==> flow/design.v <==
module CLBP
#(
    parameter INT_WIDTH     = 9,
    parameter FRAC_WIDTH    = 16
)
(
    input                                       clk,
    input                                       rst,
    input                                       enable,
    output reg  [11:0]                          gray_addr,
    output reg                                  gray_OE,
    input       [7:0]                           gray_data,
    output reg  [11:0]                          lbp_addr,
    output reg                                  lbp_WEN,
    output reg  [7:0]                           lbp_data,
    output reg  [(INT_WIDTH+FRAC_WIDTH)-1:0]    theta,  
    output reg                                  theta_valid,
    input       [(INT_WIDTH+FRAC_WIDTH)-1:0]    cos_data,
    input                                       cos_valid,
    input       [(INT_WIDTH+FRAC_WIDTH)-1:0]    sin_data,
    input                                       sin_valid,
    output reg                                  finish
    );  
    parameter state_bit = 4;
    reg [state_bit-1:0] cur_state;
    reg [state_bit-1:0] next_state;
    localparam [state_bit-1:0] UNENABLE = 4'd0;
    localparam [state_bit-1:0] READY = 4'd1;
    localparam [state_bit-1:0] WAIT_AND_READ = 4'd2;
    localparam [state_bit-1:0] BILINEAR_INTERPOLATION = 4'd3;
    localparam [state_bit-1:0] WRITE = 4'd4;
    localparam [state_bit-1:0] FINISH = 4'd5;
    reg [11:0] addr;
    reg [7:0] center_value;
    reg [3:0] counter;
    reg [2:0] k;
    reg signed [(INT_WIDTH+FRAC_WIDTH)-1:0] rx;
    reg signed [(INT_WIDTH+FRAC_WIDTH)-1:0] ry;
    reg signed [(INT_WIDTH+FRAC_WIDTH)-1:0] x_1;
    reg signed [(INT_WIDTH+FRAC_WIDTH)-1:0] x_2;
    reg signed [(INT_WIDTH+FRAC_WIDTH)-1:0] y_1;
    reg signed [(INT_WIDTH+FRAC_WIDTH)-1:0] y_2;
    reg signed [(INT_WIDTH+FRAC_WIDTH)-1:0] tx;
    reg signed [(INT_WIDTH+FRAC_WIDTH)-1:0] ty;
    reg signed [((INT_WIDTH+FRAC_WIDTH)*2)-1:0] w;  
    reg signed [((INT_WIDTH+FRAC_WIDTH)*2+8)-1:0] neighbor;  
    parameter [(INT_WIDTH+FRAC_WIDTH)-1:0] PI = 25'd205887;
    parameter signed [(INT_WIDTH+FRAC_WIDTH)-1:0] ONE = 25'd65536;
    parameter signed [(INT_WIDTH+FRAC_WIDTH)-1:0] ZERO = 25'd0;
	always @(posedge clk or posedge rst) begin
        if (rst) begin
            cur_state <= UNENABLE;
            addr <= 12'd0;
            gray_addr <= 12'd0;
            gray_OE <= 1'd0;
            lbp_addr <= 12'd0;
            lbp_WEN <= 1'd0;
            lbp_data <= 8'd0;
			theta_valid<= 1'd0;
            finish <= 1'd0;
        end
        else begin
            cur_state <= next_state;
            case (cur_state)
                UNENABLE: begin
                    addr <= 12'd0;
                    gray_addr <= 12'd0;
                    gray_OE <= 1'd0;
                    lbp_addr <= 12'd0;
                    lbp_WEN <= 1'd0;
                    lbp_data <= 8'd0;
                    theta_valid<= 1'd0;
                    finish <= 1'd0;
                end
                READY: begin
                    center_value <= 8'd0;  
                    gray_addr <= addr;
                    gray_OE <= 1'd1;
                    theta <= 25'd0;
                    theta_valid <= 1'd0;
                    lbp_addr <= 12'd0;
                    lbp_WEN <= 1'd0;
                    lbp_data <= 8'd0;
                    counter <= 4'd0;
                    k <= 3'd0;
                end
                WAIT_AND_READ: begin
                    if (counter == 4'd1) begin 
                        counter <= 4'd0;  
						center_value <= gray_data;
                    end
                    else
                        counter <= 4'd1;  
                end
                BILINEAR_INTERPOLATION: begin
                    if (counter == 4'd11)
                        counter <= 4'd0;
                    else
                        counter <= counter + 4'd1;
                    case (counter)
                        4'd0: begin
                            theta_valid <= 1'd1;
                            theta <= ((PI << 1) * k) >>> 3;
                            neighbor <= 58'd0;
                        end
                        4'd2: begin
                            if (cos_data == 25'd65535) 
                                rx <= ONE;
                            else if (cos_data == -25'd65535) 
                                rx <= -ONE;
                            else 
                                rx <= cos_data;
                            if (sin_data == 25'd65535) 
                                ry <= ONE;
                            else if (sin_data == -25'd65535)
                                ry <= -ONE;
                            else 
                                ry <= sin_data;
                        end
                        4'd3: begin
                            rx <= rx * 3'd3;  
                            ry <= -(ry * 3'd3);  
                        end
                        4'd4: begin
                            x_1 <= {rx[24:16], 16'd0};
                            x_2 <= (rx[15:0]) ? {rx[24:16] + 9'd1, 16'd0} : rx;
                            y_1 <= {ry[24:16], 16'd0};
                            y_2 <= (ry[15:0]) ? {ry[24:16] + 9'd1, 16'd0} : ry;
                        end
                        4'd5: begin
                            if (x_1[24] == 1'd0 && y_1[24] == 1'd0) begin
                                gray_addr <= addr + {y_1[21:16], x_1[21:16]};
                            end
                            else if (x_1[24] == 1'd1 && y_1[24] == 1'd0) begin
                                gray_addr <= addr + {y_1[21:16], 6'd0} - {4'd0, (~x_1[23:16]+8'd1)};
                            end
                            else if (x_1[24] == 1'd0 && y_1[24] == 1'd1) begin
                                gray_addr <= addr - {(~y_1[23:16]+8'd1) << 6} + {6'd0, x_1[21:16]};
                            end
                            else begin
                                gray_addr <= addr - {(~y_1[23:16]+8'd1) << 6} - {4'd0, (~x_1[23:16]+8'd1)};
                            end
                            tx <= rx - x_1;
                            ty <= ry - y_1;
                        end
                        4'd6: begin
                            if (x_1[24] == 1'd0 && y_2[24] == 1'd0) begin
                                gray_addr <= addr + {y_2[21:16], x_1[21:16]};
                            end
                            else if (x_1[24] == 1'd1 && y_2[24] == 1'd0) begin
                                gray_addr <= addr + {y_2[21:16], 6'd0} - {4'd0, (~x_1[23:16]+8'd1)};
                            end
                            else if (x_1[24] == 1'd0 && y_2[24] == 1'd1) begin
                                gray_addr <= addr - {(~y_2[23:16]+8'd1) << 6} + {6'd0, x_1[21:16]};
                            end
                            else begin
                                gray_addr <= addr - {(~y_2[23:16]+8'd1) << 6} - {4'd0, (~x_1[23:16]+8'd1)};
                            end
                            w <= {25'd0, (ONE - tx)} * {25'd0, (ONE - ty)};
                        end
                        4'd7: begin
                            if (x_2[24] == 1'd0 && y_1[24] == 1'd0) begin
                                gray_addr <= addr + {y_1[21:16], x_2[21:16]};
                            end
                            else if (x_2[24] == 1'd1 && y_1[24] == 1'd0) begin
                                gray_addr <= addr + {y_1[21:16], 6'd0} - {4'd0, (~x_2[23:16]+8'd1)};
                            end
                            else if (x_2[24] == 1'd0 && y_1[24] == 1'd1) begin
                                gray_addr <= addr - {(~y_1[23:16]+8'd1) << 6} + {6'd0, x_2[21:16]};
                            end
                            else begin
                                gray_addr <= addr - {(~y_1[23:16]+8'd1) << 6} - {4'd0, (~x_2[23:16]+8'd1)};
                            end
                            neighbor <= neighbor + gray_data * w[40:16];
                            w <= {25'd0, tx} * {25'd0, (ONE - ty)};
                        end
                        4'd8: begin
                            if (x_2[24] == 1'd0 && y_2[24] == 1'd0) begin
                                gray_addr <= addr + {y_2[21:16], x_2[21:16]};
                            end
                            else if (x_2[24] == 1'd1 && y_2[24] == 1'd0) begin
                                gray_addr <= addr + {y_2[21:16], 6'd0} - {4'd0, (~x_2[23:16]+8'd1)};
                            end
                            else if (x_2[24] == 1'd0 && y_2[24] == 1'd1) begin
                                gray_addr <= addr - {(~y_2[23:16]+8'd1) << 6} + {6'd0, x_2[21:16]};
                            end
                            else begin
                                gray_addr <= addr - {(~y_2[23:16]+8'd1) << 6} - {4'd0, (~x_2[23:16]+8'd1)};
                            end
                            neighbor <= neighbor + gray_data * w[40:16];
                            w <= {25'd0, (ONE - tx)} * {25'd0, ty};
                        end
                        4'd9: begin
                            neighbor <= neighbor + gray_data * w[40:16];
                            w <= {25'd0, tx} * {25'd0, ty};
                        end
                        4'd10: begin
                            neighbor <= neighbor + gray_data * w[40:16]; 
                        end
                        4'd11: begin
                            if (neighbor[15]) begin
                                if ((neighbor[23:16]+8'd1) >= center_value)
                                    lbp_data[k] <= 1'd1;
                            end
                            else begin
                                if (neighbor[23:16] >= center_value)
                                    lbp_data[k] <= 1'd1;
                            end
                            if (k < 3'd7) begin
                                k <= k + 3'd1;
                            end
						end
						default: begin
						end
                    endcase
                end
                WRITE: begin
                    if (k == 3'd0) begin
                        lbp_WEN <= 1'd1;
                        lbp_data <= 8'd0;
                        lbp_addr <= addr;
                    end
                    else begin
                        lbp_WEN <= 1'd1;
                        lbp_addr <= addr;
                    end
                    addr <= addr + 12'd1;
                end
                FINISH: begin
                    finish <= 1'd1;
                end
            endcase
        end
    end
    always @(*) begin
        case (cur_state)
            UNENABLE: begin
                if (enable) 
                    next_state = READY;
                else
                    next_state = UNENABLE;
            end
            READY: begin
                if (addr[11:6] == 6'd0  || addr[11:6] == 6'd1  || addr[11:6] == 6'd2 ||
                        addr[5:0] == 6'd0   || addr[5:0] == 6'd1   || addr[5:0] == 6'd2  || 
                        addr[5:0] == 6'd61  || addr[5:0] == 6'd62  || addr[5:0] == 6'd63 || 
                        addr[11:6] == 6'd61 || addr[11:6] == 6'd62 || addr[11:6] == 6'd63) begin
                    next_state = WRITE;
                end
                else begin
                    next_state = WAIT_AND_READ;
                end
            end
            WAIT_AND_READ: begin
                if (counter == 4'd1)
                    next_state = BILINEAR_INTERPOLATION;
                else
                    next_state = WAIT_AND_READ;
            end
            BILINEAR_INTERPOLATION: begin
                if (k == 3'd7 && counter == 4'd11)
                    next_state = WRITE;
                else
                    next_state = BILINEAR_INTERPOLATION;
            end
            WRITE: begin
                if (addr == 12'd4095) begin
                    next_state = FINISH;
                end 
                else begin
                    next_state = READY;
                end
            end
            FINISH: begin
                next_state = UNENABLE;
            end
            default: begin
                next_state = UNENABLE;
            end
        endcase
    end
endmodule
module HCU(
    input               clk,
    input               rst,
    input               mode,
    input               enable,
    input   [3:0]       gridX,
    input   [3:0]       gridY,
    output  reg         lbp_ren,
    output  reg [11:0]  lbp_addr,
    input       [7:0]   lbp_rdata,
    output  reg         hist_wen_train,
    output  reg [7:0]   hist_wdata_train,
    output  reg [20:0]  hist_addr_train, 
    output  reg         hist_ren_train,
    input   [7:0]       hist_rdata_train,
    output  reg         hist_wen_predict,
    output  reg [7:0]   hist_wdata_predict,
    output  reg [13:0]  hist_addr_predict,
    output  reg         hist_ren_predict,
    input   [7:0]       hist_rdata_predict,
    output  reg         done
    );
	parameter state_bit = 4;
    reg [state_bit-1:0] cur_state;
    reg [state_bit-1:0] next_state;
    localparam [state_bit-1:0] UNENABLE = 4'd0;
    localparam [state_bit-1:0] INITIAL_HIST = 4'd1;
    localparam [state_bit-1:0] INITIAL_HIST_ADDR = 4'd2;
    localparam [state_bit-1:0] INITIAL_HIST_END = 4'd3;
    localparam [state_bit-1:0] SEND_LBP_ADDR = 4'd4;
    localparam [state_bit-1:0] WAIT_LBP_DATA = 4'd5;
    localparam [state_bit-1:0] SEND_HIST_ADDR = 4'd6;
    localparam [state_bit-1:0] WAIT_HIST_DATA = 4'd7;
    localparam [state_bit-1:0] WRITE_HIST_DATA = 4'd8;
    localparam [state_bit-1:0] NEXT_ADDR = 4'd9;
    reg [11:0] lbp_addr_counter; 
    reg [20:0] hist_addr_counter; 
    always @(posedge clk or posedge rst) begin
        if (rst) begin
            cur_state <= UNENABLE;
            lbp_ren <= 1'd0;
            lbp_addr <= 12'd0;
            hist_wen_train <= 1'd0;
            hist_wdata_train <= 8'd0;
            hist_addr_train <= 21'd0;
            hist_ren_train <= 1'd0;
            hist_wen_predict <= 1'd0;
            hist_wdata_predict <= 8'd0;
            hist_addr_predict <= 14'd0;
            hist_ren_predict <= 1'd0;
            lbp_addr_counter <= 12'd0;
            hist_addr_counter <= 21'd0;
			done <= 1'd0;
        end
        else begin
            cur_state <= next_state;
            case (cur_state)
                UNENABLE: begin
                    lbp_ren <= 1'd0;
                    lbp_addr <= 12'd0;
                    done <= 1'd0;
                    if (mode) begin
                        hist_addr_counter <= 21'd0;
                        hist_addr_predict <= hist_addr_counter;
                    end
                    else begin
                        hist_addr_train <= hist_addr_counter;
                    end
                end
                INITIAL_HIST: begin
                    if (mode) begin
                        hist_wen_predict <= 1'd1;
                        hist_wdata_predict <= 8'd0;
                    end
                    else begin
                        hist_wen_train <= 1'd1;
                        hist_wdata_train <= 8'd0;
                    end
                end
                INITIAL_HIST_ADDR: begin
                    if (mode) begin
                        hist_addr_predict <= hist_addr_predict + 14'd1;
                    end
                    else begin
                        hist_addr_train <= hist_addr_train + 21'd1;
                    end
                end
                INITIAL_HIST_END: begin
                    if (mode) begin
                        hist_wen_predict <= 1'd0;
                    end
                    else begin
                        hist_wen_train <= 1'd0;
                    end
                end
                SEND_LBP_ADDR: begin
                    lbp_ren <= 1'd1;
                end
                SEND_HIST_ADDR: begin
                    lbp_ren <= 1'd0;
                    if (mode) begin
                        hist_addr_predict <= hist_addr_counter[13:0] + {6'd0, lbp_rdata}; 
                    end
                    else begin
                        hist_addr_train <= hist_addr_counter + {13'd0, lbp_rdata}; 
                    end
                end
                WAIT_HIST_DATA: begin
                    if (mode) begin
                        hist_ren_predict <= 1'd1;
                    end
                    else begin
                        hist_ren_train <= 1'd1;
                    end
                end
                WRITE_HIST_DATA: begin
                    if (mode) begin
                        hist_ren_predict <= 1'd0;
                        hist_wen_predict <= 1'd1;
                        hist_wdata_predict <= hist_rdata_predict + 8'd1;
                    end
                    else begin
                        hist_ren_train <= 1'd0;
                        hist_wen_train <= 1'd1;
                        hist_wdata_train <= hist_rdata_train + 8'd1;
                    end
                end
                NEXT_ADDR: begin
                    if (mode) begin
                        hist_wen_predict <= 1'd0; 
                    end
                    else begin
                        hist_wen_train <= 1'd0; 
                    end
                    if (lbp_addr == 12'd4095) begin 
                        lbp_addr <= lbp_addr + 12'd1;
                        lbp_addr_counter <= lbp_addr + 12'd1;
                        hist_addr_counter <= hist_addr_counter + 21'd256; 
                        done <= 1'd1;
                    end
                    else if (lbp_addr[8:0] == 9'd511) begin 
                        lbp_addr <= lbp_addr + 12'd1;
                        lbp_addr_counter <= lbp_addr + 12'd1;
                        hist_addr_counter <= hist_addr_counter + 21'd256; 
                    end
                    else if (lbp_addr[8:0] == lbp_addr_counter[8:0] + 9'd455) begin 
                        lbp_addr <= lbp_addr_counter + 12'd8;
                        lbp_addr_counter <= lbp_addr_counter + 12'd8;
                        hist_addr_counter <= hist_addr_counter + 21'd256; 
                    end
                    else if (lbp_addr[2:0] == lbp_addr_counter[2:0] + 3'd7) begin 
                        lbp_addr <= lbp_addr + 12'd57;
                    end
                    else begin 
                        lbp_addr <= lbp_addr + 12'd1;
                    end
                end
                default: ;
            endcase
        end
    end
    always @(*) begin
        case (cur_state)
            UNENABLE: begin
                if (enable) 
                    next_state = INITIAL_HIST;
                else
                    next_state = UNENABLE;
            end
            INITIAL_HIST: begin
                if (mode) begin
                    if (hist_addr_predict == 14'd16383) begin
                        next_state = INITIAL_HIST_END;
                    end
                    else begin
                        next_state = INITIAL_HIST_ADDR;
                    end
                end
                else begin
                    if (hist_addr_train == hist_addr_counter + 21'd16383) begin
                        next_state = INITIAL_HIST_END;
                    end
                    else begin
                        next_state = INITIAL_HIST_ADDR;
                    end
                end
            end
            INITIAL_HIST_ADDR: begin
                next_state = INITIAL_HIST;
            end
            INITIAL_HIST_END: begin
                next_state = SEND_LBP_ADDR;
            end
            SEND_LBP_ADDR: begin
                next_state = SEND_HIST_ADDR;
            end
            SEND_HIST_ADDR: begin
                next_state = WAIT_HIST_DATA;
            end
            WAIT_HIST_DATA: begin
                next_state = WRITE_HIST_DATA;
            end
            WRITE_HIST_DATA: begin
                next_state = NEXT_ADDR;
            end
            NEXT_ADDR: begin
                if (lbp_addr == 12'd4095) begin 
                    next_state = UNENABLE;
                end
                else begin
                    next_state = SEND_LBP_ADDR;
                end
            end
            default: begin
                next_state = UNENABLE;
            end
        endcase
    end
endmodule
module DCU(
    input               clk,
    input               rst,
    input               enable,
    input   [20:0]      hist_addr_offset,
    output  reg [20:0]  hist_addr_train,
    output  reg         hist_ren_train,
    input   [7:0]       hist_rdata_train, 
    output  reg [13:0]  hist_addr_predict,
    output  reg         hist_ren_predict,
    input   [7:0]       hist_rdata_predict, 
    output  reg [17:0]  distance, 
    output  reg         valid
);
    parameter state_bit = 3;
    reg [state_bit-1:0] cur_state;
    reg [state_bit-1:0] next_state;
    localparam [state_bit-1:0] UNENABLE = 3'd0;
    localparam [state_bit-1:0] INITIAL_HIST_ADDR = 3'd1;
    localparam [state_bit-1:0] WAIT_HIST_DATA = 3'd2;
    localparam [state_bit-1:0] CAL_DISTANCE = 3'd3;
    localparam [state_bit-1:0] FINISH = 3'd4;
    always @(posedge clk or posedge rst) begin
        if (rst) begin
            cur_state <= UNENABLE;
            hist_addr_train <= 21'd0;
            hist_ren_train <= 1'd0;
            hist_addr_predict <= 14'd0;
            hist_ren_predict <= 1'd0;
            distance <= 18'd0;
            valid <= 1'd0;
        end
        else begin
            cur_state <= next_state;
            case (cur_state)
                UNENABLE: begin
                    hist_addr_train <= 21'd0; 
                    hist_ren_train <= 1'd0;
                    hist_addr_predict <= 14'd0;
                    hist_ren_predict <= 1'd0;
                    distance <= 18'd0;
                    valid <= 1'd0;
                end
                INITIAL_HIST_ADDR: begin 
                    hist_addr_train <= hist_addr_offset;
                end
                WAIT_HIST_DATA: begin
                    hist_ren_train <= 1'd1;
                    hist_ren_predict <= 1'd1;
                end
                CAL_DISTANCE: begin
                    hist_addr_train <= hist_addr_train + 21'd1;
                    hist_ren_train <= 1'd0;
                    hist_addr_predict <= hist_addr_predict + 14'd1;
                    hist_ren_predict <= 1'd0;
                    distance <= distance + ((hist_rdata_predict - hist_rdata_train) * (hist_rdata_predict - hist_rdata_train));
                end
                FINISH: begin
                    valid <= 1'd1;
                end
                default: ;
            endcase
        end
    end
    always @(*) begin
        case (cur_state)
            UNENABLE: begin
                if (enable) begin
                    next_state = INITIAL_HIST_ADDR;
                end
                else begin
                    next_state = UNENABLE;
                end
            end
            INITIAL_HIST_ADDR: begin
                next_state = WAIT_HIST_DATA;
            end
            WAIT_HIST_DATA: begin 
                next_state = CAL_DISTANCE;
            end
            CAL_DISTANCE: begin
                if (hist_addr_predict == 14'd16383) begin
                    next_state = FINISH;
                end
                else begin
                    next_state = WAIT_HIST_DATA;
                end
            end
            FINISH: begin
                next_state = UNENABLE;
            end
            default: begin
                next_state = UNENABLE;
            end
        endcase
    end
endmodule   
module Comparator(
    input                   clk,
    input                   rst,
    input                   enable,
    input   [7:0]           histcount,
    input                   dcu_valid,
    input   [17:0]          distance,
    input   [4:0]           id,
    output  reg             id_ren,
    output  reg [7:0]       id_counter, 
    output  reg             dcu_enable,
    output  reg [4:0]       label,
    output  reg [17:0]      minDistance,
    output  reg [20:0]      hist_addr_offset,
    output  reg             done
);
    parameter state_bit = 3;
    reg [state_bit-1:0] cur_state;
    reg [state_bit-1:0] next_state;
    localparam [state_bit-1:0] UNENABLE = 3'd0;
    localparam [state_bit-1:0] DCU_ENABLE = 3'd1;
    localparam [state_bit-1:0] DCU_PROC = 3'd2;
    always @(posedge clk or posedge rst) begin
        if (rst) begin
            cur_state <= UNENABLE;
            id_ren <= 1'd0;
            id_counter <= 8'd0;
            label <= 5'd0;
            minDistance <= 18'd0;
            hist_addr_offset <= 21'd0;
            done <= 1'd0;
        end
        else begin
            cur_state <= next_state;
            case (cur_state)
                UNENABLE: begin
                    id_ren <= 1'd0;
                    id_counter <= 8'd0;
                    minDistance <= 18'd262143; 
                    hist_addr_offset <= 21'd0;
                    done <= 1'd0;
                end
                DCU_ENABLE: begin
                    hist_addr_offset <= {id_counter[6:0], 14'd0}; 
                    id_ren <= 1'd1;
                end
                DCU_PROC: begin
                    if (dcu_valid) begin
                        if (distance < minDistance) begin
                            minDistance <= distance; 
                            label <= id;
                        end
                        if (id_counter + 8'd1 == histcount) begin
                            done <= 1'd1;
                        end
                        id_ren <= 1'd0;
                        id_counter <= id_counter + 8'd1;
                    end
                end
                default: ;
            endcase
        end
    end
    always @(*) begin
        case (cur_state)
            UNENABLE: begin
                if (enable) begin
                    next_state = DCU_ENABLE;
                end
                else begin
                    next_state = UNENABLE;
                end
            end
            DCU_ENABLE: begin
                next_state = DCU_PROC;
            end
            DCU_PROC: begin
                if (dcu_valid) begin
                    if (id_counter + 8'd1 == histcount) begin
                        next_state = UNENABLE;
                    end
                    else begin
                        next_state = DCU_ENABLE;
                    end
                end
                else begin
                    next_state = DCU_PROC;
                end
            end
            default: next_state = UNENABLE;
        endcase
    end
    always @(*) begin
        case (cur_state)
            DCU_ENABLE: dcu_enable = 1'd1;
            default: dcu_enable = 1'd0;
        endcase
    end
endmodule
module Controller(
    input               clk,
    input               rst,
    input               mode,
    input               enable,
    input               valid,
    input   [4:0]       id,
    output  reg [7:0]   id_addr,
    output  reg [4:0]   id_wdata,
    output  reg         id_wen,
	output	reg			lbp_enable,
	input   			lbp_finish,
	output  reg			ram_clbp,
    input   [3:0]       gridX_i,     
    input   [3:0]       gridY_i,        
    output  reg         hcu_enable,
    output  reg [3:0]   gridX_o,
    output  reg [3:0]   gridY_o,  
    input               hcu_finish,      
    input               comparator_finish,
    output  reg         comparator_enable,
    output  reg         ram_comp
);
    parameter state_bit = 3;
    reg [state_bit-1:0] cur_state;
    reg [state_bit-1:0] next_state;
    localparam [state_bit-1:0] UNENABLE = 3'd0;
    localparam [state_bit-1:0] CLBP_ENABLE = 3'd1;
    localparam [state_bit-1:0] CLBP_PROC = 3'd2;
    localparam [state_bit-1:0] HCU_TRAIN_ENABLE = 3'd3;
    localparam [state_bit-1:0] HCU_TRAIN_PROC = 3'd4;
    localparam [state_bit-1:0] WAIT_ID_VALID = 3'd5;
    localparam [state_bit-1:0] COMPARATOR_ENABLE = 3'd6;
    localparam [state_bit-1:0] COMPARATOR_PROC = 3'd7;
    always @(posedge clk or posedge rst) begin
        if (rst) begin
            cur_state <= UNENABLE;
            gridX_o <= 4'd0; 
            gridY_o <= 4'd0; 
            id_addr <= 8'd0;
            id_wdata <= 5'd0;
            id_wen <= 1'd0;
        end
        else begin
            cur_state <= next_state;
            case (cur_state)
                UNENABLE: begin
                    gridX_o <= 4'd8; 
                    gridY_o <= 4'd8; 
                    id_wdata <= id; 
                end
                CLBP_ENABLE: begin
                    if (mode == 1'd0) begin
                        id_wen <= 1'd1;
                    end
                end
                CLBP_PROC: begin
                    if (mode == 1'd0) begin
                        id_wen <= 1'd0;
                    end
                end
                HCU_TRAIN_ENABLE: begin
                    if (mode == 1'd0) begin
                        id_addr <= id_addr + 8'd1;
                    end
                end
                HCU_TRAIN_PROC: begin
                end
                WAIT_ID_VALID: begin
                    id_wdata <= id; 
                end
                COMPARATOR_ENABLE: begin
                end
                COMPARATOR_PROC: begin
                end
                default: ;
            endcase
        end
    end
    always @(*) begin
        case (cur_state)
            UNENABLE: begin
                if (enable) begin
                    next_state = CLBP_ENABLE;
                end
                else begin
                    next_state = UNENABLE;
                end
            end
            CLBP_ENABLE: begin
				next_state = CLBP_PROC;
            end
            CLBP_PROC: begin
                if (lbp_finish) begin
                    next_state = HCU_TRAIN_ENABLE;
                end
                else begin
                    next_state = CLBP_PROC;
                end
            end
            HCU_TRAIN_ENABLE: begin
                next_state = HCU_TRAIN_PROC;
            end
            HCU_TRAIN_PROC: begin
                if (hcu_finish) begin
                    next_state = WAIT_ID_VALID;
                end
                else begin
                    next_state = HCU_TRAIN_PROC;
                end
            end
            WAIT_ID_VALID: begin
                if (mode) begin
                    next_state = COMPARATOR_ENABLE;
                end
                else begin
                    next_state = CLBP_ENABLE;
                end
            end
            COMPARATOR_ENABLE: begin
                next_state = COMPARATOR_PROC;
            end
            COMPARATOR_PROC: begin
                if (comparator_finish) begin
                    next_state = CLBP_ENABLE;
                end
                else begin
                    next_state = COMPARATOR_PROC;
                end
            end
            default: next_state = UNENABLE;
        endcase
    end
    always @(*) begin
        case (cur_state)
            CLBP_ENABLE: begin
                lbp_enable = 1'd1;
            end
            default: begin
                lbp_enable = 1'd0;
            end
        endcase
    end
    always @(*) begin
        case (cur_state)
            HCU_TRAIN_ENABLE, HCU_TRAIN_PROC: ram_clbp = 1'd1;
            default: ram_clbp = 1'd0;
        endcase
    end
    always @(*) begin
        case (cur_state)
            HCU_TRAIN_ENABLE: hcu_enable = 1'd1;
            default: hcu_enable = 1'd0;
        endcase
    end
    always @(*) begin
        case (cur_state)
            COMPARATOR_ENABLE: comparator_enable = 1'd1;
            default: comparator_enable = 1'd0;
        endcase
    end
    always @(*) begin
        case (cur_state)
            COMPARATOR_ENABLE, COMPARATOR_PROC: ram_comp = 1'd1;
            default: ram_comp = 1'd0;
        endcase
    end
endmodule
module top(
    input           clk,
    input           rst,
    input           enable,
    input           mode,
    input           valid, 
    input   [4:0]   id,
    input   [3:0]   gridX,
    input   [3:0]   gridY,
	output 	[11:0]	gray_addr,
	output			gray_ren,
	input	[7:0]	gray_rdata,
    output  [11:0]  lbp_addr,
    output          lbp_wen,
	output			lbp_ren,
    input   [7:0]   lbp_rdata,
	output	[7:0] 	lbp_wdata,
	output	[24:0]	theta,
	output			theta_valid,
	input	[24:0]	cos_data,
	input			cos_valid,
	input	[24:0]	sin_data,
	input			sin_valid,
	output			lbp_finish,
    output  [7:0]   id_addr,
    output  [4:0]   id_wdata,
    output          id_wen,
    output          id_ren,
    input   [4:0]   id_rdata,
    output  [20:0]  hist_addr_train,
    output  [7:0]   hist_wdata_train,
    output          hist_wen_train,
    output          hist_ren_train,
    input   [7:0]   hist_rdata_train,
    output  [13:0]  hist_addr_predict,
    output  [7:0]   hist_wdata_predict,
    output          hist_wen_predict,
    output          hist_ren_predict,
    input   [7:0]   hist_rdata_predict,  
    output          hcu_finish,
    output          done,
    output  [4:0]   label,
    output  [17:0]  minDistance
);
    wire clbp_enable;
    wire [11:0] clbp_lbp_addr;
    wire clbp_lbp_wen;
    wire [7:0] clbp_lbp_wdata;
    wire hcu_enable;
    wire hcu_lbp_ren;
    wire [11:0] hcu_lbp_addr;
    wire [20:0] hcu_hist_addr_train;
    wire hcu_hist_ren_train;
    wire [13:0] hcu_hist_addr_predict;
    wire hcu_hist_ren_predict;
    wire [3:0] gridX_o;
    wire [3:0] gridY_o;
    wire dcu_enable;
    wire [20:0] dcu_hist_addr_train;
    wire dcu_hist_ren_train;
    wire [13:0] dcu_hist_addr_predict;
    wire dcu_hist_ren_predict;
    wire comparator_finish;
    wire comparator_enable;
    wire ram_comp;
    wire ram_clbp;
    wire [7:0] controller_id_addr;
    wire [7:0] comparator_id_addr;
    wire [20:0] hist_addr_offset;
    wire [17:0] distance;
    wire dcu_valid;
    CLBP M1(.clk(clk), .rst(rst), .enable(clbp_enable), 
            .gray_addr(gray_addr), .gray_OE(gray_ren), .gray_data(gray_rdata),
            .lbp_addr(clbp_lbp_addr), .lbp_WEN(clbp_lbp_wen), .lbp_data(clbp_lbp_wdata), 
            .theta(theta), .theta_valid(theta_valid),
            .cos_data(cos_data), .cos_valid(cos_valid), .sin_data(sin_data), .sin_valid(sin_valid),
            .finish(lbp_finish));
    HCU M2(.clk(clk), .rst(rst), .mode(mode), .enable(hcu_enable), .gridX(gridX_o), .gridY(gridY_o), 
           .lbp_ren(hcu_lbp_ren), .lbp_addr(hcu_lbp_addr), .lbp_rdata(lbp_rdata), 
           .hist_wen_train(hist_wen_train), .hist_wdata_train(hist_wdata_train), .hist_addr_train(hcu_hist_addr_train), .hist_ren_train(hcu_hist_ren_train), .hist_rdata_train(hist_rdata_train),
           .hist_wen_predict(hist_wen_predict), .hist_wdata_predict(hist_wdata_predict), .hist_addr_predict(hcu_hist_addr_predict), .hist_ren_predict(hcu_hist_ren_predict), .hist_rdata_predict(hist_rdata_predict),
           .done(hcu_finish));
    Controller M3(.clk(clk), .rst(rst), .mode(mode), .enable(enable), .valid(valid),
                  .id(id), .id_addr(controller_id_addr), .id_wdata(id_wdata), .id_wen(id_wen),
                  .lbp_enable(clbp_enable), .lbp_finish(lbp_finish), .ram_clbp(ram_clbp),
                  .gridX_i(gridX), .gridY_i(gridY), .hcu_enable(hcu_enable), .gridX_o(gridX_o), .gridY_o(gridY_o), .hcu_finish(hcu_finish),      
                  .comparator_finish(done), .comparator_enable(comparator_enable), .ram_comp(ram_comp));
    DCU M4(.clk(clk), .rst(rst), .enable(dcu_enable), .hist_addr_offset(hist_addr_offset),
           .hist_addr_train(dcu_hist_addr_train), .hist_ren_train(dcu_hist_ren_train), .hist_rdata_train(hist_rdata_train),
           .hist_addr_predict(dcu_hist_addr_predict), .hist_ren_predict(dcu_hist_ren_predict), .hist_rdata_predict(hist_rdata_predict), 
           .distance(distance), .valid(dcu_valid));
    Comparator M5(.clk(clk), .rst(rst), .enable(comparator_enable),
                  .histcount(controller_id_addr), .dcu_valid(dcu_valid), .distance(distance),
                  .id(id_rdata), .id_ren(id_ren), .id_counter(comparator_id_addr), 
                  .dcu_enable(dcu_enable), .label(label), .minDistance(minDistance), .hist_addr_offset(hist_addr_offset), .done(done));
    assign lbp_addr = (ram_clbp) ? hcu_lbp_addr : clbp_lbp_addr;
    assign lbp_wen = (ram_clbp) ? 1'd0 : clbp_lbp_wen;
    assign lbp_wdata = (ram_clbp) ? 8'd0 : clbp_lbp_wdata;
    assign lbp_ren = (ram_clbp) ? hcu_lbp_ren : 1'd0;
    assign hist_addr_train = (ram_comp) ? dcu_hist_addr_train : hcu_hist_addr_train;
    assign hist_ren_train = (ram_comp) ? dcu_hist_ren_train : hcu_hist_ren_train;
    assign hist_addr_predict = (ram_comp) ? dcu_hist_addr_predict : hcu_hist_addr_predict;
    assign hist_ren_predict = (ram_comp) ? dcu_hist_ren_predict : hcu_hist_ren_predict;
    assign id_addr = (ram_comp) ? comparator_id_addr : controller_id_addr;
endmodule
Appendix: tool output

Reports on top --
Tool output for the design above before and after an edit, in the order of the flow. Lines under "unedited" count in the file above, lines under "edited" in the edited file. "change" is "edited" less "unedited", of the values as shown. Not given: -
Inputs: design top top, clock input clk, cell library sky130hd, library corner tt_025C_1v80

Diff --
The edit as a unified diff against the file above. The edit is scripted: it alters the design's behaviour and was not made to optimise anything.
begin of diff
@@ -875,5 +875,5 @@
 	output 	[11:0]	gray_addr,
 	output			gray_ren,
-	input	[7:0]	gray_rdata,
+	input	[7:0]	gray_rdata_in,
     output  [11:0]  lbp_addr,
     output          lbp_wen,
@@ -908,4 +908,6 @@
     output  [17:0]  minDistance
 );
+    reg [7:0] gray_rdata;
+    always @(posedge clk) gray_rdata <= gray_rdata_in;
     wire clbp_enable;
     wire [11:0] clbp_lbp_addr;
end of diff

Elaborated design --
Source: Yosys, flattened and elaborated, memories not mapped. Widths are those after wreduce. Registers that Yosys merges into a memory's read port (data or address) are not register bits. Print and check cells do not count.
Word-level totals:
- register bits | unedited 565, edited 573, change +8
- bits in writable memories | unedited 0, edited 0, change 0
- output and inout bits | unedited 157, edited 157, change 0
- word-level cells | unedited 473, edited 474, change +1
- memory cells | unedited 0, edited 0, change 0
- bits in latches | unedited 0, edited 0, change 0
- input bits | unedited 107, edited 107, change 0
- bits in read-only memories | unedited 0, edited 0, change 0
- clocked read ports x word width | unedited 0, edited 0, change 0
Operators by class:
- reduce/logical cells | unedited 102, edited 102, change 0
- shifts and indexed selects | unedited 1, edited 1, change 0
- div/mod/pow operators | unedited 0, edited 0, change 0
- $lt $le $gt $ge | unedited 4, edited 4, change 0
- $add $sub $neg | unedited 56, edited 56, change 0
- bitwise operators | unedited 13, edited 13, change 0
- multiply operators | unedited 9, edited 9, change 0
- mux-type cells | unedited 142, edited 142, change 0
- equal/unequal tests | unedited 92, edited 92, change 0
Operators by type and width:
- 2-to-1 mux 1 bit | unedited 31, edited 31, change 0
- 2-to-1 mux 12 bit | unedited 20, edited 20, change 0
- nonzero test 2 bit | unedited 19, edited 19, change 0
- inequality test 2 bit (second input constant) | unedited 18, edited 18, change 0
- AND reduction 3 bit | unedited 18, edited 18, change 0
- case mux 1 bit (select 2 bit) | unedited 14, edited 14, change 0
- logical AND 1 bit | unedited 13, edited 13, change 0
- 2-to-1 mux 8 bit | unedited 13, edited 13, change 0
- logical OR 1 bit | unedited 11, edited 11, change 0
- 2-to-1 mux 3 bit | unedited 10, edited 10, change 0
- subtractor 12 x 8 -> 12 bit | unedited 10, edited 10, change 0
- equality test 4 x 3 -> 1 bit (second input constant) | unedited 9, edited 9, change 0
- inequality test 2 x 1 -> 1 bit (second input constant) | unedited 9, edited 9, change 0
- 2-to-1 mux 21 bit | unedited 8, edited 8, change 0
- AND reduction 2 bit | unedited 8, edited 8, change 0
- OR reduction 2 bit | unedited 8, edited 8, change 0
- adder 8 x 1 -> 8 bit (second input constant) | unedited 7, edited 7, change 0
- 2-to-1 mux 25 bit | unedited 7, edited 7, change 0
- nonzero test 3 bit | unedited 7, edited 7, change 0
- adder 12 bit | unedited 6, edited 6, change 0
- equality test 3 bit (second input constant) | unedited 6, edited 6, change 0
- equality test 4 x 2 -> 1 bit (second input constant) | unedited 6, edited 6, change 0
- equality test 4 bit (second input constant) | unedited 6, edited 6, change 0
- equality test 6 bit (second input constant) | unedited 6, edited 6, change 0
- NOT 1 bit | unedited 6, edited 6, change 0
- equality test 3 x 2 -> 1 bit (second input constant) | unedited 5, edited 5, change 0
- adder 12 x 6 -> 12 bit | unedited 4, edited 4, change 0
- zero test 3 bit | unedited 4, edited 4, change 0
The list need not be complete.

Logic depth --
Depth = most cells in a row (Yosys ltp): at word level without a register or memory, in the mapped netlist without a sequential cell, where the memories' decode and read muxes count.
Logic depth:
- depth in word-level cells | unedited 14, edited 14, change 0
- ABC_AREA | unedited 0, edited 0
- depth in mapped cells | unedited 37, edited 37, change 0
- gate-level depth less buffers | unedited 34, edited 35, change +1

After synthesis --
Yosys stat after the flow's synthesis: flattened, memories mapped to cells. It holds for the ABC_AREA given above (unset counts as 0); a run with the other value may have another netlist.
Synthesis totals:
- cells in the netlist | unedited 12666, edited 12578, change -88
- area of sequential cells (mm²) | unedited 0.0133691, edited 0.0135292, change +0.0001601
- cell area after synthesis (mm²) | unedited 0.1125304, edited 0.1122001, change -0.0003303
- mapped flip-flops | unedited 492, edited 500, change +8
- buffer cells | unedited 669, edited 666, change -3
Cells by type:
- sky130_fd_sc_hd__and2_1 | unedited 761, edited 727, change -34
- sky130_fd_sc_hd__a21o_1 | unedited 143, edited 112, change -31
- sky130_fd_sc_hd__a21oi_1 | unedited 344, edited 324, change -20
- sky130_fd_sc_hd__o21ai_0 | unedited 341, edited 322, change -19
- sky130_fd_sc_hd__o221a_2 | unedited 19, edited 0, change -19
- sky130_fd_sc_hd__nand2_1 | unedited 2069, edited 2051, change -18
- sky130_fd_sc_hd__mux2_2 | unedited 69, edited 87, change +18
- sky130_fd_sc_hd__clkbuf_1 | unedited 613, edited 601, change -12
- sky130_fd_sc_hd__a211o_1 | unedited 17, edited 5, change -12
- sky130_fd_sc_hd__xor2_1 | unedited 223, edited 234, change +11
- sky130_fd_sc_hd__nor2_1 | unedited 434, edited 444, change +10
- sky130_fd_sc_hd__or3_1 | unedited 34, edited 25, change -9
- sky130_fd_sc_hd__or2_2 | unedited 21, edited 12, change -9
- sky130_fd_sc_hd__buf_2 | unedited 3, edited 11, change +8
- sky130_fd_sc_hd__dfxtp_1 | unedited 0, edited 8, change +8
- sky130_fd_sc_hd__nand2b_1 | unedited 57, edited 64, change +7
- sky130_fd_sc_hd__nor4_1 | unedited 32, edited 25, change -7
- sky130_fd_sc_hd__o21a_1 | unedited 28, edited 35, change +7
The list need not be complete. By module: a second synthesis without flattening, with its own total; a netlist apart from the flattened one above.
Second synthesis, totals:
- cell total of the unflattened synthesis | unedited 12691, edited 12702, change +11
- area total of the unflattened synthesis (mm²) | unedited 0.1135451, edited 0.1137041, change +0.0001590
Each row is one instance without its submodules.
By module, unedited:
- CLBP | area 0.095683 mm², cells 10744, sequential area 0.0076586 mm², times used 1
- HCU | area 0.0071569 mm², cells 846, sequential area 0.0025787 mm², times used 1
- DCU | area 0.006296 mm², cells 704, sequential area 0.0015027 mm², times used 1
- Comparator | area 0.0024999 mm², cells 246, sequential area 0.0010773 mm², times used 1
- top | area 0.0009584 mm², cells 74, sequential area 0 mm², times used 1
- Controller | area 0.0009509 mm², cells 77, sequential area 0.0005768 mm², times used 1
By module, edited:
- CLBP | area 0.095683 mm², cells 10744, sequential area 0.0076586 mm², times used 1
- HCU | area 0.0071569 mm², cells 846, sequential area 0.0025787 mm², times used 1
- DCU | area 0.0062948 mm², cells 707, sequential area 0.0015027 mm², times used 1
- Comparator | area 0.0024999 mm², cells 246, sequential area 0.0010773 mm², times used 1
- top | area 0.0011186 mm², cells 82, sequential area 0.0001602 mm², times used 1
- Controller | area 0.0009509 mm², cells 77, sequential area 0.0005768 mm², times used 1

Timing after synthesis --
Path of least setup slack by OpenSTA after synthesis, without wires, with an ideal clock, recovery checks aside; 20% of the period is set as input and as output delay. Where synthesis merged equal registers, the netlist keeps one of their names.
Timing after synthesis:
- path kind | unedited input to register, edited input to register
- from | unedited in rst, edited in rst
- to | unedited reg M1.neighbor[0], edited reg M1.neighbor[0]
- setup time (ns) | unedited 0.413, edited 0.413, change 0.000
- stages on the path | unedited 3, edited 3, change 0
- clock period (ns) | unedited 12.0, edited 12.0, change 0.0
- buffers on the path | unedited 0, edited 0, change 0
- input delay (ns) | unedited 2.400, edited 2.400, change 0.000
- launch time at the first pin (ns) | unedited 2.400, edited 2.400, change 0.000
- required time (ns) | unedited 11.587, edited 11.587, change 0.000
- slack (ns) | unedited 1.533, edited 1.518, change -0.015
- delay of the path (ns) | unedited 8.067, edited 8.082, change +0.015
- arrival time (ns) | unedited 10.054, edited 10.069, change +0.015
- synthesis period reached (ns) | unedited 10.467, edited 10.482, change +0.015
"delay of the path" is the arrival time less input delay plus setup time. "stages on the path": output pins that drive a net of the path, with the launching flip-flop's if there is one; two outputs of one cell count as two. "synthesis period reached" = period - worst setup slack (recovery checks aside). The figure is calculated, with input and output delays left at 20% of the set period. The rows between start and end are the longest chain of elaborated cells between them; the timing report does not say that the signal goes this way. Where chains are equally long, one stands for them. A line is the first line of the expression or statement that the cell stems from. Yosys adds cells for indexed reads and writes and turns some case tables into memories. A register here has more assigning lines than the two given.
On the way, after synthesis, unedited: cells stage by stage sky130_fd_sc_hd__inv_1 -> sky130_fd_sc_hd__nand2_1 -> sky130_fd_sc_hd__a21oi_1, length of the longest elaborated chain 2, elaborated cells between the ends (all ways) 2, source lines of those cells 0, classes of those cells 1 x logic; 1 x reduce/logical
RTL lines, path after synthesis, unedited:
- from (decl) | RTL line 868 | input           rst,
- NOT 1 bit
- AND reduction 3 bit
- to (assign) | RTL line 174 | neighbor <= neighbor + gray_data * w[40:16];
- to (assign) | RTL line 190 | neighbor <= neighbor + gray_data * w[40:16];
- to (decl) | RTL line 46 | reg signed [((INT_WIDTH+FRAC_WIDTH)*2+8)-1:0] neighbor;
On the way, after synthesis, edited: cells stage by stage sky130_fd_sc_hd__inv_1 -> sky130_fd_sc_hd__nand2_1 -> sky130_fd_sc_hd__a21oi_1, length of the longest elaborated chain 2, elaborated cells between the ends (all ways) 2, source lines of those cells 0, classes of those cells 1 x logic; 1 x reduce/logical
RTL lines, path after synthesis, edited:
- from (decl) | RTL line 868 | input           rst,
- NOT 1 bit
- AND reduction 3 bit
- to (assign) | RTL line 174 | neighbor <= neighbor + gray_data * w[40:16];
- to (assign) | RTL line 190 | neighbor <= neighbor + gray_data * w[40:16];
- to (decl) | RTL line 46 | reg signed [((INT_WIDTH+FRAC_WIDTH)*2+8)-1:0] neighbor;

Timing after layout --
From the final timing report of each run of pair A: the path of least setup slack in the routed layout; clock arrival at registers is part of the times.
Timing after layout:
- path kind | unedited register to register, edited register to register
- from | unedited reg M1.ty[1], edited reg M1.tx[0]
- to | unedited reg M1.w[30], edited reg M1.w[39]
- launch time at the first pin (ns) | unedited 0.64, edited 0.65, change +0.01
- arrival time (ns) | unedited 10.75, edited 11.04, change +0.29
- required time (ns) | unedited 11.25, edited 11.29, change +0.04
- clock period (ns) | unedited 10.9, edited 10.9, change 0.0
- setup time (ns) | unedited 0.32, edited 0.28, change -0.04
- stages on the path | unedited 30, edited 33, change +3
- buffers on the path | unedited 2, edited 3, change +1
- slack (ns) | unedited 0.50, edited 0.24, change -0.26
The rows between start and end are the longest chain of elaborated cells between them; the timing report does not say that the signal goes this way. Where chains are equally long, one stands for them. A register here has more assigning lines than the two given.
On the way, after layout, unedited: cells stage by stage sky130_fd_sc_hd__edfxtp_1 -> sky130_fd_sc_hd__inv_1 -> sky130_fd_sc_hd__ha_1 -> sky130_fd_sc_hd__or4b_4 -> sky130_fd_sc_hd__nor2_1 -> sky130_fd_sc_hd__xnor2_4 -> sky130_fd_sc_hd__buf_4 -> sky130_fd_sc_hd__buf_4 -> sky130_fd_sc_hd__nand2_1 -> sky130_fd_sc_hd__fa_1 -> sky130_fd_sc_hd__inv_1 -> sky130_fd_sc_hd__fa_1 -> sky130_fd_sc_hd__fa_1 -> sky130_fd_sc_hd__fa_1 -> sky130_fd_sc_hd__fa_1 -> sky130_fd_sc_hd__fa_1 -> sky130_fd_sc_hd__fa_1 -> sky130_fd_sc_hd__ha_1 -> sky130_fd_sc_hd__and3_1 -> sky130_fd_sc_hd__o2111ai_1 -> sky130_fd_sc_hd__a2bb2oi_1 -> sky130_fd_sc_hd__o211ai_1 -> sky130_fd_sc_hd__and2_1 -> sky130_fd_sc_hd__a41oi_1 -> sky130_fd_sc_hd__o21bai_1 -> sky130_fd_sc_hd__a31o_2 -> sky130_fd_sc_hd__a21oi_1 -> sky130_fd_sc_hd__xnor2_1 -> sky130_fd_sc_hd__a221oi_1 -> sky130_fd_sc_hd__o21ai_0, length of the longest elaborated chain 3, elaborated cells between the ends (all ways) 6, classes of those cells 1 x add/sub; 4 x mul; 1 x mux
RTL lines, path after layout, unedited:
- from (decl) | RTL line 44 | reg signed [(INT_WIDTH+FRAC_WIDTH)-1:0] ty;
- from (assign) | RTL line 144 | ty <= ry - y_1;
- subtractor 18 x 25 -> 25 bit | RTL line 175 | w <= {25'd0, tx} * {25'd0, (ONE - ty)};
- multiplier 25 x 25 -> 41 bit | RTL line 175
- case mux 41 bit (select 4 bit) | RTL line 100 | case (counter)
- to (assign) | RTL line 159 | w <= {25'd0, (ONE - tx)} * {25'd0, (ONE - ty)};
- to (assign) | RTL line 175
- to (decl) | RTL line 45 | reg signed [((INT_WIDTH+FRAC_WIDTH)*2)-1:0] w;
On the way, after layout, edited: cells stage by stage sky130_fd_sc_hd__edfxtp_1 -> sky130_fd_sc_hd__inv_1 -> sky130_fd_sc_hd__ha_2 -> sky130_fd_sc_hd__nor3b_1 -> sky130_fd_sc_hd__buf_4 -> sky130_fd_sc_hd__nand4_1 -> sky130_fd_sc_hd__a21oi_1 -> sky130_fd_sc_hd__xnor2_2 -> sky130_fd_sc_hd__buf_4 -> sky130_fd_sc_hd__buf_4 -> sky130_fd_sc_hd__and2_1 -> sky130_fd_sc_hd__fa_1 -> sky130_fd_sc_hd__fa_1 -> sky130_fd_sc_hd__fa_1 -> sky130_fd_sc_hd__inv_1 -> sky130_fd_sc_hd__fa_1 -> sky130_fd_sc_hd__fa_1 -> sky130_fd_sc_hd__inv_1 -> sky130_fd_sc_hd__fa_1 -> sky130_fd_sc_hd__fa_1 -> sky130_fd_sc_hd__ha_1 -> sky130_fd_sc_hd__a21o_1 -> sky130_fd_sc_hd__a21o_1 -> sky130_fd_sc_hd__a21oi_1 -> sky130_fd_sc_hd__o32ai_1 -> sky130_fd_sc_hd__a21oi_1 -> sky130_fd_sc_hd__o31ai_1 -> sky130_fd_sc_hd__o41ai_1 -> sky130_fd_sc_hd__o21ai_1 -> sky130_fd_sc_hd__a21o_1 -> sky130_fd_sc_hd__a21oi_1 -> sky130_fd_sc_hd__xnor2_1 -> sky130_fd_sc_hd__o211ai_1, length of the longest elaborated chain 3, elaborated cells between the ends (all ways) 6, classes of those cells 1 x add/sub; 4 x mul; 1 x mux
RTL lines, path after layout, edited:
- from (decl) | RTL line 43 | reg signed [(INT_WIDTH+FRAC_WIDTH)-1:0] tx;
- from (assign) | RTL line 143 | tx <= rx - x_1;
- subtractor 18 x 25 -> 25 bit | RTL line 191 | w <= {25'd0, (ONE - tx)} * {25'd0, ty};
- multiplier 25 x 25 -> 41 bit | RTL line 191
- case mux 41 bit (select 4 bit) | RTL line 100 | case (counter)
- to (assign) | RTL line 159 | w <= {25'd0, (ONE - tx)} * {25'd0, (ONE - ty)};
- to (assign) | RTL line 175 | w <= {25'd0, tx} * {25'd0, (ONE - ty)};
- to (decl) | RTL line 45 | reg signed [((INT_WIDTH+FRAC_WIDTH)*2)-1:0] w;

Flow runs --
Runs of the flow (Yosys, OpenROAD) on both versions; the two runs of a pair have the same settings. The constraints put input and output delay at 20% of the set period each and load the outputs with 0.01 pF.
Settings, pair A: period_ns 10.9, CAP_MARGIN 20, CORE_MARGIN 2, CORE_UTILIZATION 40, SLEW_MARGIN 20
Final reports, pair A:
- overall die area (mm²) | unedited 0.285583, edited 0.28475, change -0.000833
- overall power (µW) | unedited 11255, edited 10426, change -829
- worst setup slack after layout (ns) | unedited 0.501, edited 0.243, change -0.258
- final setup TNS (ns) | unedited 0.000, edited 0.000, change 0.000
- utilization of the finished layout (%) | unedited 43.6, edited 43.7, change +0.1
- period reached (ns) | unedited 10.399, edited 10.657, change +0.258
- synthesized cell area (mm²) | unedited 0.1125304, edited 0.1122001, change -0.0003303
- standard-cell area of the final layout (mm²) | unedited 0.121974, edited 0.122053, change +0.000079
- lowest hold slack (ns) | unedited 0.375, edited 0.375, change 0.000
"period reached": clock period set for the run, less the worst setup slack. It is reckoned from that one timing run; input and output delays stay at 20% of the period that was set. "overall power": no workload was simulated; the value follows from the tool's default switching activity.
